==> flow/design.v <==
module fp10 #(
    parameter HALF = 100          
)(
    input  wire clk_in,
    input  wire reset,
    output wire tick
);
    reg [22:0] counter;
    reg clk_out;
    always @(posedge clk_in or posedge reset) begin
        if (reset) begin
            counter <= 0;
            clk_out <= 0;
        end
        else if (counter == HALF - 1) begin
            counter <= 0;
            clk_out <= ~clk_out;
        end
        else begin
            counter <= counter + 1;
        end
    end
    assign tick = (counter == HALF - 1) && ~clk_out;
endmodule
module miao10(clk, reset, tick, cout, qout);
input clk, reset, tick;
output cout;
output reg [7:0] qout;
always@(posedge clk or posedge reset) begin
   if (reset)
      qout <= 0;
   else if (tick) begin
      if(qout == 4)
         qout <= 0;
      else
         qout <= qout + 1;
   end
end
assign cout = (qout == 4) ? 1 : 0;
endmodule
module miao(qout,reset,clk,tick,cin,secin1,cout);
input clk,reset,tick,cin;
input [7:0] secin1;
output reg[7:0] qout;
output cout;
always@(posedge clk or posedge reset)
begin
	if(reset) qout<=0;
	else if(tick && cin)
	begin
   if(qout==59) begin qout<=0;end
	        else qout<=qout+1;end
end
assign cout=((qout==59)&&(secin1==4))?1:0;
endmodule
module fen(qout,am,am_fall,reset,clk,tick,cin,cout,nout,secin,secin1,naozhong);
input clk,reset,tick,am,am_fall,cin,naozhong;
input [7:0] secin;
input [7:0] secin1;
output reg[7:0] qout;
output reg[7:0] nout;
output   cout;
always@(posedge clk or posedge reset)
begin
	if(reset) qout<=0;
	else if(tick&&(~naozhong)&&(~am||cin))
	begin
   if(qout==59) begin qout<=0;end
	        else qout<=qout+1;end
end
always@(posedge clk or posedge reset)
begin
	if(reset) nout<=0;
	else if(am_fall&&naozhong)
	begin
	if(nout==59) begin nout<=0;end
		     else nout<=nout+1;end
end
assign cout=((qout==59)&&(secin==59)&&(secin1==4))?1:0;
endmodule
module shi(qout,ah,ah_fall,reset,clk,tick,cin,naozhong,nout);
input clk,reset,tick,ah,ah_fall,cin,naozhong;
output reg[7:0] qout;
output reg[7:0] nout;
always@(posedge clk or posedge reset)
begin
	if(reset) qout<=0;
	else if(tick&&(~naozhong)&&(~ah||cin))
	begin
   if(qout==23) qout<=0;
	        else qout<=qout+1;end
end
always@(posedge clk or posedge reset)
begin
	if(reset) nout<=0;
	else if(ah_fall&&naozhong)
	begin
	if(nout==23) begin nout<=0;end
		     else nout<=nout+1;end
end
endmodule
module alarm(en,clk,tick,reset,cin,set,shi,daodian,min,miao);
input [7:0] shi;
input [7:0] min;
input [7:0] miao;
input reset,cin,clk,tick,en;
output reg[7:0] set;
output daodian;
always@(posedge clk or posedge reset)
begin
	if(reset) set<=0;
	else if(tick)
	begin
		if(set==23)
		set<=0;
		else if(~cin)
		set<=set+1;
	end
end
assign daodian=(en&&(min==8'b0)&&(miao < 10))?1:0;
endmodule
module naozhong(
    input wire [7:0] shi_nao,
    input wire [7:0] shi_date,
    input wire [7:0] fen_nao,
    input wire [7:0] fen_date,
    input wire switch, clk, reset, tick,
    input wire switch_rise,
    output reg audio
);
    reg en_reg;
    reg alarm_enabled;
    always @(posedge clk or posedge reset)
    begin
        if (reset)
            en_reg <= 0;
        else if (tick)
        begin
            if (switch)
            begin
                en_reg <= 1;
            end
            else
                en_reg <= 0;
        end
    end
    always @(posedge clk or posedge reset)
    begin
        if (reset)
            alarm_enabled <= 1;
        else if (switch_rise)
            alarm_enabled <= !alarm_enabled;
    end
    always @(posedge clk or posedge reset)
    begin
        if (reset)
            audio <= 0;
        else if (tick)
        begin
            if (alarm_enabled && en_reg && (shi_nao == shi_date)&&(fen_nao == fen_date))
                audio <= 1;
            else
                audio <= 0;
        end
    end
endmodule
module audio(
    input wire clk,            
    input wire reset,          
    input wire en,             
    output wire pwm_out        
);
    parameter C4 = 261;
    parameter D4 = 293;
    parameter E4 = 329;
    parameter F4 = 349;
    parameter G4 = 392;
    parameter A4 = 440;
    parameter B4 = 493;
    parameter E_DI = 82;
    parameter FS = 93;
    parameter CLK_FREQ = 50000;
    parameter LONG  = 2000;
    parameter SHORT = 1000;
    reg [31:0] counter;
    reg [31:0] pwm_duty_cycle;   
    reg [31:0] note_freq;
    reg [31:0] note_duration_counter;
    reg [3:0] note_index;   
    function [31:0] note_table;
        input [3:0] idx;
        case (idx)
            4'd0:  note_table = D4;
            4'd1:  note_table = G4;
            4'd2:  note_table = B4;
            4'd3:  note_table = G4;
            4'd4:  note_table = A4;
            4'd5:  note_table = D4;
            4'd6:  note_table = E4;
            4'd7:  note_table = B4;
            4'd8:  note_table = G4;
            4'd9:  note_table = E_DI;
            4'd10: note_table = D4;
            4'd11: note_table = B4;
            4'd12: note_table = G4;
            4'd13: note_table = E_DI;
            4'd14: note_table = B4;
            4'd15: note_table = FS;
            default: note_table = B4;
        endcase
    endfunction
    function [31:0] duration_table;
        input [3:0] idx;
        case (idx)
            4'd5, 4'd6: duration_table = SHORT;
            default:    duration_table = LONG;
        endcase
    endfunction
    always @(posedge clk or posedge reset) begin
        if (reset) begin
            counter <= 0;
            pwm_duty_cycle <= 0;
        end else if (en) begin
            if (counter >= CLK_FREQ / note_freq) begin
                counter <= 0;
                pwm_duty_cycle <= ~pwm_duty_cycle;
            end else begin
                counter <= counter + 1;
            end
        end
    end
    always @(posedge clk or posedge reset) begin
        if (reset) begin
            note_index <= 0;
            note_freq <= note_table(4'd0);
            note_duration_counter <= 0;
        end else if (en) begin
            if (note_duration_counter >= duration_table(note_index)) begin
                note_duration_counter <= 0;
                note_index <= (note_index + 1) % 8;   
                note_freq <= note_table(note_index);
            end else begin
                note_duration_counter <= note_duration_counter + 1;
            end
        end
    end
    assign pwm_out = pwm_duty_cycle;
endmodule
module bcd(
	input	[7:0]	bin_in,
	output	[9:0]	bcd_out
    );
reg [3:0] ones;
reg [3:0] tens;
reg [1:0] hundreds;
integer i;
always @(*) begin
	ones 		= 4'd0;
	tens 		= 4'd0;
	hundreds 	= 2'd0;
	for(i = 7; i >= 0; i = i - 1) begin
		if (ones >= 4'd5) 		ones = ones + 4'd3;
		if (tens >= 4'd5) 		tens = tens + 4'd3;
		if (hundreds >= 4'd5)	hundreds = hundreds + 4'd3;
		hundreds = {hundreds[0],tens[3]};
		tens	 = {tens[2:0],ones[3]};
		ones	 = {ones[2:0],bin_in[i]};
	end
end	
assign bcd_out = {hundreds, tens, ones};
endmodule
module display(qin,sig);
input[3:0] qin;
output reg [0:6]sig;
always@(qin)
begin case(qin)
4'd0:sig=7'b0000001;
4'd1:sig=7'b1001111;
4'd2:sig=7'b0010010;
4'd3:sig=7'b0000110;
4'd4:sig=7'b1001100;
4'd5:sig=7'b0100100;
4'd6:sig=7'b0100000;
4'd7:sig=7'b0001111;
4'd8:sig=7'b0000000;
4'd9:sig=7'b0000100;
default:sig=7'b0000001;
endcase
end 
endmodule 
module mux2to1 (
   input wire [7:0] a,    
	input wire [7:0] b, 	 
   input wire sel,  
   output wire [7:0] y   
);
    assign y = (sel) ? a : b;
endmodule
module shuzizhong(
    input wire clk1,         
    input wire reset,        
    input wire ah1,          
    input wire am1,          
    input wire alarm1,       
    input wire en,           
    input wire naozhong,     
    output wire [0:6] shi,       
    output wire [0:6] ge,        
    output wire [0:6] min_shi,   
    output wire [0:6] min_ge,    
    output wire [0:6] sec_shi,   
    output wire [0:6] sec_ge,    
    output wire daodian,     
    output wire audio        
);
    wire tick;               
    wire [7:0] bb, miao1, fen1, shi1, nao_fen, nao_shi, set1;
    wire cout10, cout_miao, cout_fen, ring;
    wire [7:0] y_shi, y_fen, y_miao;
    wire [9:0] out, fen, miao;
    fp10 a(.clk_in(clk1), .reset(reset), .tick(tick));
    reg ah_s, ah, am_s, am, alarm_s, alarm;
    always @(posedge clk1 or posedge reset) begin
        if (reset) begin
            ah_s <= 1; ah <= 1;
            am_s <= 1; am <= 1;
            alarm_s <= 0; alarm <= 0;
        end else if (tick) begin
            ah_s <= ah1; ah <= ah_s;
            am_s <= am1; am <= am_s;
            alarm_s <= alarm1; alarm <= alarm_s;
        end
    end
    wire ah_fall = tick && ah && ~ah_s;
    wire am_fall = tick && am && ~am_s;
    wire alarm_rise = tick && ~alarm && alarm_s;
    miao10 inst16(.clk(clk1), .reset(reset), .tick(tick), .cout(cout10), .qout(bb));
    miao inst20(.qout(miao1), .reset(reset), .clk(clk1), .tick(tick), .cin(cout10),
                .secin1(bb), .cout(cout_miao));
    fen inst24(.qout(fen1), .am(am), .am_fall(am_fall), .reset(reset), .clk(clk1), .tick(tick),
               .cin(cout_miao), .cout(cout_fen), .nout(nao_fen), .secin(miao1), .secin1(bb),
               .naozhong(naozhong));
    shi inst19(.qout(shi1), .ah(ah), .ah_fall(ah_fall), .reset(reset), .clk(clk1), .tick(tick),
               .cin(cout_fen), .naozhong(naozhong), .nout(nao_shi));
    alarm inst3(.en(en), .clk(clk1), .tick(tick), .reset(reset), .cin(alarm), .set(set1),
                .shi(shi1), .daodian(daodian), .min(fen1), .miao(miao1));
    naozhong inst6(.shi_nao(nao_shi), .shi_date(shi1), .fen_nao(nao_fen), .fen_date(fen1),
                   .switch(alarm), .clk(clk1), .reset(reset), .tick(tick),
                   .switch_rise(alarm_rise), .audio(ring));
    audio inst5(.clk(clk1), .reset(reset), .en(ring), .pwm_out(audio));
    mux2to1 nn(.a(nao_shi), .b(shi1), .sel(naozhong), .y(y_shi));
    mux2to1 mm(.a(nao_fen), .b(fen1), .sel(naozhong), .y(y_fen));
    mux2to1 jj(.a(8'd0), .b(miao1), .sel(naozhong), .y(y_miao));
    bcd inst4(.bin_in(y_shi), .bcd_out(out));
    bcd inst(.bin_in(y_fen), .bcd_out(fen));
    bcd inst9(.bin_in(y_miao), .bcd_out(miao));
    display inst1(.qin(out[7:4]), .sig(shi));
    display inst2(.qin(out[3:0]), .sig(ge));
    display inst10(.qin(fen[7:4]), .sig(min_shi));
    display inst11(.qin(fen[3:0]), .sig(min_ge));
    display inst12(.qin(miao[7:4]), .sig(sec_shi));
    display inst13(.qin(miao[3:0]), .sig(sec_ge));
endmodule
From RTL to reports: shuzizhong
Tool output for the design above, in the order of the flow. Lines are those of the file above, counted from 1. Operators carry their Yosys type and port widths (W data, S select, Z words). Cell names lack the library's common part. Not given: -

Top module: shuzizhong. Clock input: clk1. Standard-cell library: sky130hd. Corner: tt_025C_1v80.

Word-level counts
Source: Yosys, flattened and elaborated, memories not mapped. Widths are those after wreduce. Registers that Yosys merges into a memory's read port (data or address) are not register bits. Print and check cells do not count. Yosys's memory passes give these memory sizes; they may raise the number of words (mostly to a power of two), join words into wider ones and drop unused or constant bits.

The entry for register bits reads 212. Memory cells: 7. Input port bits: 7. Under word width x clocked read ports stands 9. For output and inout port bits the number is 44. The figure for memory bits (read-only) is 816.

Memory list: (name not given) (depth 16, bits a word 9, read ports 1, write ports 0, line 192) `case (idx)`; (name not given) (depth 16, bits a word 7, read ports 1, write ports 0, line 276) `begin case(qin)`; (name not given) (depth 16, bits a word 7, read ports 1, write ports 0, line 276); (name not given) (depth 16, bits a word 7, read ports 1, write ports 0, line 276); (name not given) (depth 16, bits a word 7, read ports 1, write ports 0, line 276); (name not given) (depth 16, bits a word 7, read ports 1, write ports 0, line 276).

Memories not listed: 1.

Under bitwise gates (word level) stands 8. The entry for reduce/logical cells reads 28. Under equality and inequality tests stands 11. $add $sub $neg: 49. Under muxes and demuxes stands 59. The figure for order comparisons is 42. The entry for divide/modulo/power cells reads 1.

Operators by type and width (number): $div A16 B32 Y32 const A (1); $ge A4 B3 Y1 const B (33); $mux W32 (3); $add A4 B2 Y4 const B (18); $mux W4 (18); $mux W8 (9); $add A32 B1 Y32 const B (2); $ge A32 B32 Y1 (2); $mux W3 (21); $add A8 B1 Y8 const B (6); $add A3 B2 Y3 const B (15); $not A32 Y32 (1); $eq A8 B6 Y1 const B (3); $add A23 B1 Y23 const B (1); $eq A23 B7 Y1 const B (1); $mux W23 (1); $logic_and A1 B1 Y1 (21); $eq A8 B5 Y1 const B (2); $eq A8 B8 Y1 (2); $mux W11 (1); $add A1 B2 Y3 const AB (3); $add A1 B2 Y3 const B (3); $ge A1 B3 Y1 const AB (3); $ge A1 B3 Y1 const B (3); $eq A8 B3 Y1 const B (1); $lt A8 B4 Y1 const B (1); $logic_not A8 Y1 (1); $not A1 Y1 (7).

Other operator kinds: 7; their cells: 15.

Depth
Yosys ltp: most cells in a row. Word level: on the elaborated netlist, between registers, memories and ports. Mapped: between sequential cells and ports; inverters and the memories' decode and read muxes count.

For word-level depth the number is 15. ABC_AREA: 0. For depth in mapped cells the number is 93. Gate-level depth less buffers: 87.

Synthesis result
Source: synth_stat.txt of the flow (Yosys; design flattened, memories mapped). It holds for the ABC_AREA given above (unset counts as 0); a run with the other value may have another netlist.

For flip-flop cells the number is 156. Under buffers stands 53. For mapped cells the number is 1847. For synthesis area the number is 0.0149306 mm².

Cell types: dfrtp_1 (number 148, total area 3.7E+03 µm²); ha_1 (number 144, total area 1.8E+03 µm²); xnor2_1 (number 103, total area 902.115 µm²); nor2_1 (number 194, total area 728.198 µm²); nand2_1 (number 190, total area 713.184 µm²); a21oi_1 (number 119, total area 595.571 µm²); o21ai_0 (number 119, total area 595.571 µm²); mux2i_1 (number 50, total area 500.48 µm²); xor2_1 (number 48, total area 420.403 µm²); inv_1 (number 86, total area 322.81 µm²); nand3_1 (number 62, total area 310.298 µm²); nand4_1 (number 45, total area 281.52 µm²); a21o_1 (number 33, total area 247.738 µm²); dfstp_2 (number 8, total area 210.202 µm²); mux2_2 (number 18, total area 202.694 µm²); a31oi_1 (number 30, total area 187.68 µm²); nor2b_1 (number 30, total area 187.68 µm²); nand2b_1 (number 29, total area 181.424 µm²).

Not listed: further types 81, cells in them 391. By module: a second synthesis without flattening, with its own total; a netlist apart from the flattened one above.

The figure for cells (unflattened synthesis) is 2049. The entry for area (unflattened synthesis) reads 0.0169988 mm².

Rows give one instance, submodules left out.

By module: audio (area 0.007775 mm², times used 1, cells 991); bcd (area 0.0009884 mm², times used 3, cells 143); fp10 (area 0.0011098 mm², times used 1, cells 103); display (area 0.0001839 mm², times used 6, cells 24); fen (area 0.0009046 mm², times used 1, cells 94); shi (area 0.0007933 mm², times used 1, cells 79); alarm (area 0.0005067 mm², times used 1, cells 47); miao (area 0.0004317 mm², times used 1, cells 46); miao10 (area 0.0004267 mm², times used 1, cells 41); mux2to1 (area 0.0001314 mm², times used 3, cells 9); naozhong (area 0.000294 mm², times used 1, cells 30); shuzizhong (area 0.000294 mm², times used 1, cells 18).

Worst setup path after synthesis
Path of least setup slack by OpenSTA after synthesis, without wires, with an ideal clock, recovery checks aside; 20% of the period is set as input and as output delay. Where synthesis merged equal registers, the netlist keeps one of their names.

Path kind: in2out. Start: input naozhong. End: output sec_ge[4]. Path buffers: 4. External output delay: 5.000 ns. Delay of the path: 6.287 ns. The entry for period reads 25.0 ns. For path slack the number is 8.713 ns. For stages on the path the number is 28. Arrival: 11.287 ns. Under synthesis period reached stands 16.287 ns.

"delay of the path" is the arrival time less input delay plus setup time. At an output port there is no setup time. "stages on the path" counts driving pins, that of a launching flip-flop among them; a cell with two outputs on the path counts twice. "synthesis period reached" is the clock period less the worst setup slack; recovery checks do not enter. This is arithmetic on one report: input and output delays are still those of the set period (20% each). The rows between start and end are the longest chain of elaborated cells between them; the timing report does not say that the signal goes this way. Where chains are equally long, one stands for them. A line is the first line of the expression or statement that the cell stems from. Yosys adds cells for indexed reads and writes and turns some case tables into memories. A memory read counts as a cell of the chain, while the word-level depth stops at memories.

Cells stage by stage: clkbuf_1 clkbuf_1 buf_1 clkbuf_1 nand2b_1 inv_1 ha_1 o21ai_0 xnor2_1 nand2b_1 ha_1 nor2b_1 o21a_1 xnor2_1 ha_1 nand2b_1 a21boi_0 xnor2_1 ha_1 nand2b_1 a21boi_0 xnor2_1 ha_1 nand2b_1 a21boi_0 mux2i_1 nand2_1 o22ai_1. Length of the longest elaborated chain: 16. The entry for elaborated cells on any way between the ends reads 23. The entry for RTL lines with such cells reads 3. Those cells by class: add/sub: 7; compare: 7; mux: 8; memory: 1.

RTL lines, path post-synthesis: start, declared (line 306) `input wire naozhong,`; $mux W8 (line 297) `assign y = (sel) ? a : b;`; $add A1 B2 Y3 (line 262) `if (ones >= 4'd5) ones = ones + 4'd3;`; $mux W3 (line 262); $ge A4 B3 Y1 (line 262); $mux W4 (line 262); $ge A4 B3 Y1 (line 262); $mux W4 (line 262); [2 not listed]; $ge A4 B3 Y1 (line 262); $mux W4 (line 262); $ge A4 B3 Y1 (line 262); $mux W4 (line 262); $ge A4 B3 Y1 (line 262); $mux W4 (line 262); $mem_v2 Z16 W7 (line 276) `begin case(qin)`; end, declared (line 312) `output wire [0:6] sec_ge,`.

Timing after layout
Path of least setup slack in the final report of flow run 1 (OpenROAD, finished layout, wires in). Where an end is a register, its clock arrival counts in the times.

Path kind: in2out. Start: input naozhong. End: output sec_ge[4]. For stages on the path the number is 29. The entry for period reads 33.0 ns. Path buffers: 5. Arrival: 15.46 ns. For path slack the number is 10.94 ns. External output delay: 6.60 ns.

The rows between start and end are the longest chain of elaborated cells between them; the timing report does not say that the signal goes this way. Where chains are equally long, one stands for them. A memory read counts as a cell of the chain, while the word-level depth stops at memories.

Cells stage by stage: clkbuf_1 clkbuf_1 buf_1 clkbuf_1 nand2b_1 inv_1 ha_1 o21ai_0 xnor2_1 nand2b_1 ha_1 nor2b_1 o21a_1 xnor2_1 ha_1 nand2b_1 a21boi_0 xnor2_1 ha_1 nand2b_1 a21boi_0 xnor2_1 ha_1 nand2b_1 a21boi_0 mux2i_1 nand2_1 o22ai_1 clkdlybuf4s50_1. Length of the longest elaborated chain: 16. The entry for elaborated cells on any way between the ends reads 23. The entry for RTL lines with such cells reads 3. Those cells by class: add/sub: 7; compare: 7; mux: 8; memory: 1.

RTL lines, path after layout: start, declared (line 306) `input wire naozhong,`; $mux W8 (line 297) `assign y = (sel) ? a : b;`; $add A1 B2 Y3 (line 262) `if (ones >= 4'd5) ones = ones + 4'd3;`; $mux W3 (line 262); $ge A4 B3 Y1 (line 262); $mux W4 (line 262); $ge A4 B3 Y1 (line 262); $mux W4 (line 262); [2 not listed]; $ge A4 B3 Y1 (line 262); $mux W4 (line 262); $ge A4 B3 Y1 (line 262); $mux W4 (line 262); $ge A4 B3 Y1 (line 262); $mux W4 (line 262); $mem_v2 Z16 W7 (line 276) `begin case(qin)`; end, declared (line 312) `output wire [0:6] sec_ge,`.

shuzizhong through Yosys and OpenROAD on sky130hd: 5 stored runs, unordered, with their settings and measured results. The constraints put input and output delay at 20% of the set period each and load the outputs with 0.01 pF. "clock period achieved" = clock period - worst setup slack. The figure is calculated, with input and output delays left at 20% of the set period. By "critical path time" is meant the share of the clock period that the worst setup path is allowed (20% is reserved at inputs, 20% at outputs), minus its slack. Clock arrival times at its registers enter into it. By "total power after layout" is meant OpenSTA's value without simulated activity: inputs other than the clock are taken to toggle once in ten clock periods, and the tool carries that through the logic.

Flow run 1 has these settings: CAP_MARGIN 30; CELL_PAD_IN_SITES_DETAIL_PLACEMENT 2; CORE_MARGIN 3; CORE_UTILIZATION 18; CTS_CLUSTER_DIAMETER 92; GPL_TIMING_DRIVEN 0; MAX_ROUTING_LAYER met5; MIN_ROUTING_LAYER met2; PLACE_DENSITY_LB_ADDON 0.1; period_ns 33.0; SLEW_MARGIN 20. The critical path time is 8.86 ns. Kind of the worst setup path: in2out. The setup TNS comes to 0.000 ns. For the full die area the run shows 0.0864389 mm². The post-layout utilization comes to 21.4%. The lowest hold slack stands at 0.480 ns. The clock period achieved stands at 22.060 ns. For the standard-cell area after layout the run shows 0.0173704 mm². The worst setup slack after layout stands at 10.940 ns. The total power after layout comes to 404 µW. The mapped cell area after synthesis reads 0.0149306 mm².

Flow run 2 has these settings: CELL_PAD_IN_SITES_GLOBAL_PLACEMENT 2; GPL_TIMING_DRIVEN 0; period_ns 25.0; CAP_MARGIN 20; CORE_MARGIN 2; CORE_UTILIZATION 40; SLEW_MARGIN 20. The critical path time is 20.12 ns. Kind of the worst setup path: reg2reg. The setup TNS comes to 0.000 ns. For the full die area the run shows 0.0388878 mm². The post-layout utilization comes to 45.6%. The lowest hold slack stands at 0.466 ns. The clock period achieved stands at 20.123 ns. For the standard-cell area after layout the run shows 0.016731 mm². The worst setup slack after layout stands at 4.877 ns. The total power after layout comes to 573.2 µW. The mapped cell area after synthesis reads 0.0149306 mm².

Flow run 3 has these settings: CAP_MARGIN 10; CELL_PAD_IN_SITES_DETAIL_PLACEMENT 2; CORE_MARGIN 7; CORE_UTILIZATION 72; CTS_CLUSTER_DIAMETER 118; CTS_CLUSTER_SIZE 20; GPL_ROUTABILITY_DRIVEN 0; GPL_TIMING_DRIVEN 1; HOLD_SLACK_MARGIN 0.16; MAX_ROUTING_LAYER met5; MIN_ROUTING_LAYER met1; PLACE_DENSITY 0.37; period_ns 14.2; SLEW_MARGIN 20. Outcome: no final report: placement broke off with DPL-0033.

Flow run 4 has these settings: CAP_MARGIN 10; CELL_PAD_IN_SITES_DETAIL_PLACEMENT 1; CELL_PAD_IN_SITES_GLOBAL_PLACEMENT 3; CORE_ASPECT_RATIO 0.67; CORE_UTILIZATION 17; GPL_ROUTABILITY_DRIVEN 0; GPL_TIMING_DRIVEN 1; MIN_ROUTING_LAYER met1; SLEW_MARGIN 40; period_ns 12.0; CORE_MARGIN 2. The critical path time is 14.04 ns. Kind of the worst setup path: reg2reg. The setup TNS comes to -65.648 ns. For the full die area the run shows 0.0902618 mm². The post-layout utilization comes to 24.2%. The lowest hold slack stands at 0.479 ns. The clock period achieved stands at 14.036 ns. For the standard-cell area after layout the run shows 0.0209163 mm². The worst setup slack after layout stands at -2.036 ns. The total power after layout comes to 1106 µW. The mapped cell area after synthesis reads 0.0149306 mm².

Flow run 5 has these settings: CAP_MARGIN 10; CELL_PAD_IN_SITES_GLOBAL_PLACEMENT 2; CORE_ASPECT_RATIO 0.52; GPL_TIMING_DRIVEN 0; MIN_ROUTING_LAYER met2; period_ns 25.0; CORE_MARGIN 2; CORE_UTILIZATION 40; SLEW_MARGIN 20. The critical path time is 23.21 ns. Kind of the worst setup path: reg2reg. The setup TNS comes to 0.000 ns. For the full die area the run shows 0.0389716 mm². The post-layout utilization comes to 46.0%. The lowest hold slack stands at 0.469 ns. The clock period achieved stands at 23.210 ns. For the standard-cell area after layout the run shows 0.0167348 mm². The worst setup slack after layout stands at 1.790 ns. The total power after layout comes to 564.4 µW. The mapped cell area after synthesis reads 0.0149306 mm².
